==> flow/design.v <==
module URP_PCIE_CRC32_GEN
#(
    parameter   DATA_WIDTH              = 224,
    parameter   CRC_WIDTH               = 32
)
(
    input   wire    [DATA_WIDTH-1:0]    data_i,
    output  logic   [CRC_WIDTH-1:0]     checksum_o
);
    logic           [DATA_WIDTH-1:0]    dividend;
    logic           [CRC_WIDTH-1:0]     crc_temp;
    always_comb begin
        dividend                            = data_i;
        crc_temp                            = 32'h00000000;
        for (int unsigned i = 0; i < DATA_WIDTH; i = i + 1) begin
            if (crc_temp[CRC_WIDTH-1] != dividend[DATA_WIDTH-1]) begin
                crc_temp                        = (crc_temp << 1) ^ 32'h814141AB;
            end 
            else begin
                crc_temp                        = crc_temp << 1;
            end
            dividend                            = dividend << 1;
        end
    end
    assign  checksum_o                  = crc_temp;   
endmodule
module URP_PCIE_RX_DATA_LINK_LAYER (
    input   logic                   clk,
    input   logic                   rst_n,
    input   logic   [267:0]         tlp_data_i,  
    input   logic                   tlp_data_valid_i,  
    output  logic                   tlp_data_ready_o,  
    output  logic   [31:0]          dllp_o,  
    output  logic                   dllp_valid_o,  
    input   logic                   dllp_read_i,  
    output  logic   [223:0]         tlp_data_o,  
    output  logic                   tlp_data_valid_o,  
    input   logic                   tlp_data_ready_i  
);
    logic [31:0]                lcrc_computed;       
    logic [31:0]                lcrc_received;       
    logic                       lcrc_valid;          
    logic [11:0]                sequence_number;     
    logic [11:0]                sequence_expected;   
    logic                       nak_scheduled_flag; 
    logic                       ack_scheduled_flag;
    logic [31:0]                dllp_data_gen;       
    logic lcrc_valid_o;
    logic [267:0] tlp_data_with_crc;
    logic [235:0] tlp_data_no_crc;
    logic [223:0] tlp_data_reg;
    logic valid;
    URP_PCIE_CRC32_GEN #(
        .DATA_WIDTH(236),   
        .CRC_WIDTH(32)      
    ) lcrc_gen (
        .data_i(tlp_data_i[267:32]),  
        .checksum_o(lcrc_computed)                     
    );
    always_comb begin
        lcrc_valid = 1'b1;
        lcrc_received = tlp_data_i[31:0];   
        if (lcrc_computed == lcrc_received) begin
            lcrc_valid = 1'b1;  
        end else begin
            lcrc_valid = 1'b0;
        end
    end
    always_ff @(posedge clk or negedge rst_n) begin
        if (!rst_n) begin
            sequence_expected <= 12'b0;   
            ack_scheduled_flag <= 1'b0;  
            nak_scheduled_flag <= 1'b0;  
            tlp_data_reg <= 223'b0;
            valid <= 1'b0;
            sequence_number <= 12'b0;
        end else if ( tlp_data_valid_i == lcrc_valid ) begin
            sequence_number = tlp_data_i[267:256];  
            if (sequence_number > sequence_expected) begin
                nak_scheduled_flag <= 1'b1;   
                ack_scheduled_flag <= 1'b0;   
                valid <= 1'b0;
            end else if (sequence_number < sequence_expected) begin
                nak_scheduled_flag <= 1'b0;   
                ack_scheduled_flag <= 1'b1;   
                valid <= 1'b1;
            end else if(sequence_number == sequence_expected) begin  
                tlp_data_reg <= tlp_data_i[255:32];
                valid <= 1'b1;
                sequence_expected <= sequence_expected + 1;  
            end
        end
    end
    always_ff @(posedge clk or negedge rst_n) begin
        if (!rst_n) begin
            dllp_data_gen <= 32'd0;
            dllp_valid_o <= 1'b0;
        end else if (tlp_data_valid_i && lcrc_valid) begin
            if (ack_scheduled_flag) begin  
                dllp_data_gen <= {20'b0,sequence_expected-1};  
                dllp_valid_o <= 1'b1;  
            end else if (nak_scheduled_flag) begin  
                dllp_data_gen <= {3'b0, 1'b1, 16'b0, sequence_expected};  
                dllp_valid_o <= 1'b1;  
            end else begin  
                dllp_valid_o <= 1'b0;  
            end
        end
    end
    assign tlp_data_o = tlp_data_reg;   
    assign tlp_data_valid_o = tlp_data_valid_i && lcrc_valid && valid;  
    assign tlp_data_ready_o = tlp_data_ready_i;  
    assign dllp_o = dllp_data_gen;
endmodule
Step by step through the tools: URP_PCIE_RX_DATA_LINK_LAYER
Tool output for the design above, in the order of the flow.
Line numbers count from 1 in the design file above.
Operators: Yosys type, input widths -> output width; for muxes data width and select width s.
Not given: -
Inputs
  top module: URP_PCIE_RX_DATA_LINK_LAYER
  clock: clk
  standard-cell library: sky130hd
  timing corner: tt_025C_1v80

Elaborated design
Source: Yosys, flattened and elaborated, memories not mapped. Widths are those after wreduce. Registers that Yosys merges into a memory's read port (data or address) are not register bits. Print and check cells do not count. Equal cells are merged and count once.
Operators by class
  eq/ne operators: 238
  multiplexer cells: 248
  reduce/logical cells: 9
  magnitude comparators: 2
  add/subtract/negate cells: 2
  bitwise logic cells: 237
Operators with widths (number)
  $mux 32: 238
  $not 11->11: 235
  $ne 1x1->1: 235
  $eq 32x32->1: 1
  $sub 12x1->13 const B: 1
  $add 12x1->12 const B: 1
  $gt 12x12->1: 1
  $lt 12x12->1: 1
  $eq 12x12->1: 1
  $mux 1: 10
  $reduce_and 2->1: 3
  $reduce_bool 2->1: 2
  $reduce_and 4->1: 1
  $reduce_bool 3->1: 1
  $logic_and 1x1->1: 2
  $not 1->1: 2
  $eq 1x1->1: 1
Storage and ports
  bits in registers: 272
  input bits: 273
  output and inout bits: 259

Longest topological paths
Yosys ltp: most cells in a row. Word level: on the elaborated netlist, between registers, memories and ports. Mapped: between sequential cells and ports; inverters and the memories' decode and read muxes count.
Depth
  word-level depth: 475
  ABC_AREA: 0
  depth in mapped cells: 47

Netlist
The flow's flattened synthesis, as Yosys stat reports it; memories are mapped. The netlist is that of the ABC_AREA named above (0 if unset); the other value can give another one.
Cell types
  sky130_fd_sc_hd__xnor3_1: number 542, total area 1.22E+04 µm²
  sky130_fd_sc_hd__dfrtp_1: number 254, total area 6.36E+03 µm²
  sky130_fd_sc_hd__xnor2_1: number 681, total area 5964.47 µm²
  sky130_fd_sc_hd__nand2_1: number 700, total area 2627.52 µm²
  sky130_fd_sc_hd__xor2_1: number 247, total area 2.16E+03 µm²
  sky130_fd_sc_hd__xor3_1: number 74, total area 1.76E+03 µm²
  sky130_fd_sc_hd__xnor3_2: number 69, total area 1.64E+03 µm²
  sky130_fd_sc_hd__xnor2_2: number 68, total area 1.11E+03 µm²
  sky130_fd_sc_hd__xnor2_4: number 17, total area 467.949 µm²
  sky130_fd_sc_hd__xor2_2: number 25, total area 406.64 µm²
  sky130_fd_sc_hd__xor3_2: number 11, total area 275.264 µm²
  sky130_fd_sc_hd__clkbuf_1: number 55, total area 206.448 µm²
  sky130_fd_sc_hd__ha_1: number 15, total area 187.68 µm²
  sky130_fd_sc_hd__buf_4: number 24, total area 180.173 µm²
  sky130_fd_sc_hd__o21ai_0: number 21, total area 105.101 µm²
  sky130_fd_sc_hd__mux2i_1: number 10, total area 100.096 µm²
  sky130_fd_sc_hd__inv_1: number 20, total area 75.072 µm²
  sky130_fd_sc_hd__nor3_1: number 12, total area 60.058 µm²
Other cell types: 34; their cells: 104.
Synthesis totals
  flip-flops: 254
  mapped area: 36596.3 µm²
  buffer cells: 94
  standard cells after synthesis: 2949
By module: a second synthesis without flattening, with its own total; a netlist apart from the flattened one above.
Second synthesis, totals
  cell total of the unflattened synthesis: 2507
  area total of the unflattened synthesis: 36856.6 µm²
Rows give one instance, submodules left out.
Modules
  URP_PCIE_CRC32_GEN: cells 1780, area 26196.4 µm², sequential area 0.0 µm², instances 1
  URP_PCIE_RX_DATA_LINK_LAYER: cells 727, area 10660.2 µm², sequential area 6356.1 µm², instances 1

Path before layout
Path of least setup slack by OpenSTA after synthesis, without wires, with an ideal clock, recovery checks aside; 20% of the period is set as input and as output delay. Where synthesis merged equal registers, the netlist keeps one of their names.
Timing path post-synthesis
  kind: input-to-output
  from: input tlp_data_i[265]
  to: output tlp_data_valid_o
  delay of the path: 14.880 ns
  external input delay: 5.800 ns
  period: 29.0 ns
  path slack: 2.520 ns
  data required time: 23.200 ns
  stages on the path: 39
  data arrival time: 20.680 ns
  synthesis period reached: 26.48 ns
"delay of the path" is the arrival time less input delay plus setup time.
A path that ends at an output port has no setup time.
"stages on the path": output pins that drive a net of the path, with the launching flip-flop's if there is one; two outputs of one cell count as two.
"synthesis period reached" is the clock period less the worst setup slack; recovery checks do not enter. This is arithmetic on one report: input and output delays are still those of the set period (20% each).
The rows between start and end are the longest chain of elaborated cells between them; the timing report does not say that the signal goes this way. Where chains are equally long, one stands for them.
Each line given opens the expression or statement behind the cell; cells for indexed reads and writes are added by Yosys, which also makes memories of some case tables.
On the way, post-synthesis
  path through: sky130_fd_sc_hd__buf_6 sky130_fd_sc_hd__xnor2_2 sky130_fd_sc_hd__xnor3_2 sky130_fd_sc_hd__xnor2_4 sky130_fd_sc_hd__xor3_2 sky130_fd_sc_hd__xnor3_2 sky130_fd_sc_hd__xor2_2 sky130_fd_sc_hd__xnor3_2 sky130_fd_sc_hd__xnor3_2 sky130_fd_sc_hd__xnor3_1 sky130_fd_sc_hd__xnor3_2 sky130_fd_sc_hd__xnor3_2 sky130_fd_sc_hd__xnor3_1 sky130_fd_sc_hd__xnor3_2 sky130_fd_sc_hd__xnor3_2 sky130_fd_sc_hd__xnor3_1 sky130_fd_sc_hd__buf_4 sky130_fd_sc_hd__xnor3_1 (+3 left out) sky130_fd_sc_hd__xnor3_2 sky130_fd_sc_hd__xnor3_1 sky130_fd_sc_hd__xnor3_2 sky130_fd_sc_hd__xnor3_2 sky130_fd_sc_hd__xor3_4 sky130_fd_sc_hd__xnor3_1 sky130_fd_sc_hd__xnor3_1 sky130_fd_sc_hd__xor3_2 sky130_fd_sc_hd__xnor3_1 sky130_fd_sc_hd__xor2_2 sky130_fd_sc_hd__xor2_1 sky130_fd_sc_hd__xnor3_2 sky130_fd_sc_hd__xnor2_1 sky130_fd_sc_hd__or4_1 sky130_fd_sc_hd__a221o_1 sky130_fd_sc_hd__a2111oi_2 sky130_fd_sc_hd__ha_1 sky130_fd_sc_hd__and2_1
  length of the longest elaborated chain: 472
  elaborated cells on any way between the ends: 705
Ends and longest elaborated chain, post-synthesis
  start: declaration: line 30  | input   logic   [267:0]         tlp_data_i,
  $ne 1x1->1: line 16  | if (crc_temp[CRC_WIDTH-1] != dividend[DATA_WIDTH-1]) begin
  $mux 32: line 16
  $ne 1x1->1: line 16
  $mux 32: line 16
  $not 11->11
  $mux 32: line 16
  $ne 1x1->1: line 16
  (+457 left out)
  $not 11->11
  $mux 32: line 16
  $ne 1x1->1: line 16
  $mux 32: line 16
  $eq 32x32->1: line 63  | if (lcrc_computed == lcrc_received) begin
  $mux 1: line 63
  $logic_and 1x1->1 (2 in a row): line 111  | assign tlp_data_valid_o = tlp_data_valid_i && lcrc_valid && valid;
  end: declaration: line 37  | output  logic                   tlp_data_valid_o,

Path in the finished layout
Path of least setup slack in the final report of flow run A (OpenROAD, finished layout, wires in). Where an end is a register, its clock arrival counts in the times.
Timing path after layout
  kind: input-to-output
  from: input tlp_data_i[264]
  to: output tlp_data_valid_o
  stages on the path: 47
  path slack: 0.88 ns
  period: 27.5 ns
  data required time: 22.00 ns
  external input delay: 5.50 ns
  data arrival time: 21.12 ns
The rows between start and end are the longest chain of elaborated cells between them; the timing report does not say that the signal goes this way. Where chains are equally long, one stands for them.
On the way, after layout
  path through: sky130_fd_sc_hd__clkdlybuf4s50_1 sky130_fd_sc_hd__buf_4 sky130_fd_sc_hd__xnor2_2 sky130_fd_sc_hd__xnor3_2 sky130_fd_sc_hd__xnor3_2 sky130_fd_sc_hd__xor3_2 sky130_fd_sc_hd__xnor3_2 sky130_fd_sc_hd__xnor3_1 sky130_fd_sc_hd__xnor3_2 sky130_fd_sc_hd__xnor3_1 sky130_fd_sc_hd__xnor3_2 sky130_fd_sc_hd__xnor3_1 sky130_fd_sc_hd__xor3_2 sky130_fd_sc_hd__xnor3_2 sky130_fd_sc_hd__xnor3_1 sky130_fd_sc_hd__xor2_1 sky130_fd_sc_hd__xnor2_1 sky130_fd_sc_hd__buf_4 (+11 left out) sky130_fd_sc_hd__xnor3_1 sky130_fd_sc_hd__buf_4 sky130_fd_sc_hd__xor2_4 sky130_fd_sc_hd__xnor3_2 sky130_fd_sc_hd__xnor2_4 sky130_fd_sc_hd__buf_4 sky130_fd_sc_hd__xnor3_1 sky130_fd_sc_hd__xnor2_2 sky130_fd_sc_hd__xnor3_2 sky130_fd_sc_hd__xnor3_2 sky130_fd_sc_hd__xnor2_2 sky130_fd_sc_hd__or4_1 sky130_fd_sc_hd__a221o_1 sky130_fd_sc_hd__a2111oi_4 sky130_fd_sc_hd__buf_4 sky130_fd_sc_hd__ha_2 sky130_fd_sc_hd__and2_4 sky130_fd_sc_hd__buf_4
  length of the longest elaborated chain: 470
  elaborated cells on any way between the ends: 702
Ends and longest elaborated chain, after layout
  start: declaration: line 30  | input   logic   [267:0]         tlp_data_i,
  $ne 1x1->1: line 16  | if (crc_temp[CRC_WIDTH-1] != dividend[DATA_WIDTH-1]) begin
  $mux 32: line 16
  $not 11->11
  $mux 32: line 16
  $ne 1x1->1: line 16
  $mux 32: line 16
  $not 11->11
  (+455 left out)
  $not 11->11
  $mux 32: line 16
  $ne 1x1->1: line 16
  $mux 32: line 16
  $eq 32x32->1: line 63  | if (lcrc_computed == lcrc_received) begin
  $mux 1: line 63
  $logic_and 1x1->1 (2 in a row): line 111  | assign tlp_data_valid_o = tlp_data_valid_i && lcrc_valid && valid;
  end: declaration: line 37  | output  logic                   tlp_data_valid_o,

Ticket comment

Flow measurements of URP_PCIE_RX_DATA_LINK_LAYER on sky130hd: 4 stored runs with different settings, listed in no order. Input and output delays are each 20% of the period that was set; the output load is 0.01 pF.
"achieved clock period (ns)": clock period set for the run, less the worst setup slack. It is reckoned from that one timing run; input and output delays stay at 20% of the period that was set.
"worst setup path time (ns)" is the time allowed to the run's worst setup path (the clock period less input and output delay, where it has them) less its slack. Clock arrival times count: a late capture clock shortens it, a late launch clock lengthens it.

settings of flow run A
{
  "CELL_PAD_IN_SITES_GLOBAL_PLACEMENT": 1,
  "CORE_ASPECT_RATIO": 1.59,
  "CORE_UTILIZATION": 26,
  "CTS_CLUSTER_DIAMETER": 269,
  "SETUP_SLACK_MARGIN": 5.0,
  "SLEW_MARGIN": 35,
  "TNS_END_PERCENT": 10,
  "period_ns": 27.5,
  "CAP_MARGIN": 20,
  "CORE_MARGIN": 2
}
report of flow run A
yosys chip area after synthesis (um^2): 36596.3
finish__design__die__area: 143852.0
finish__design__instance__area__stdcell: 50825.0
finish__design__instance__utilization: 0.3635
finish__timing__setup__ws: 0.879
finish__timing__setup__tns: 0.000
finish__timing__hold__ws: 0.471
achieved clock period (ns): 26.621
worst setup path time (ns): 15.62
worst setup path kind: input-to-output

settings of flow run B
{
  "ABC_AREA": 1,
  "CORE_UTILIZATION": 53,
  "HOLD_SLACK_MARGIN": 0.05,
  "PLACE_DENSITY": 0.54,
  "period_ns": 29.0,
  "CAP_MARGIN": 20,
  "CORE_MARGIN": 2,
  "SLEW_MARGIN": 20
}
report of flow run B
yosys chip area after synthesis (um^2): 36337.4
finish__design__die__area: 70670.9
finish__design__instance__area__stdcell: 60205.2
finish__design__instance__utilization: 0.8824
finish__timing__setup__ws: -10.504
finish__timing__setup__tns: -1286.480
finish__timing__hold__ws: 0.472
achieved clock period (ns): 39.504
worst setup path time (ns): 27.90
worst setup path kind: input-to-output

settings of flow run C
{
  "ABC_AREA": 1,
  "CAP_MARGIN": 20,
  "CELL_PAD_IN_SITES_DETAIL_PLACEMENT": 2,
  "CELL_PAD_IN_SITES_GLOBAL_PLACEMENT": 3,
  "CORE_MARGIN": 10,
  "CORE_UTILIZATION": 22,
  "CTS_CLUSTER_SIZE": 14,
  "GPL_ROUTABILITY_DRIVEN": 1,
  "GPL_TIMING_DRIVEN": 1,
  "MAX_ROUTING_LAYER": "met4",
  "MIN_ROUTING_LAYER": "met2",
  "PLACE_DENSITY_LB_ADDON": 0.01,
  "period_ns": 29.0,
  "SLEW_MARGIN": 20
}
report of flow run C
yosys chip area after synthesis (um^2): 36337.4
finish__design__die__area: 181825.0
finish__design__instance__area__stdcell: 64220.3
finish__design__instance__utilization: 0.3901
finish__timing__setup__ws: -9.553
finish__timing__setup__tns: -1054.280
finish__timing__hold__ws: 0.470
achieved clock period (ns): 38.553
worst setup path time (ns): 26.95
worst setup path kind: input-to-output

settings of flow run D
{
  "period_ns": 29.0,
  "CAP_MARGIN": 20,
  "CORE_MARGIN": 2,
  "CORE_UTILIZATION": 40,
  "SLEW_MARGIN": 20
}
report of flow run D
yosys chip area after synthesis (um^2): 36596.3
finish__design__die__area: 93926.9
finish__design__instance__area__stdcell: 48291.3
finish__design__instance__utilization: 0.5349
finish__timing__setup__ws: 0.588
finish__timing__setup__tns: 0.000
finish__timing__hold__ws: 0.470
achieved clock period (ns): 28.412
worst setup path time (ns): 16.81
worst setup path kind: input-to-output
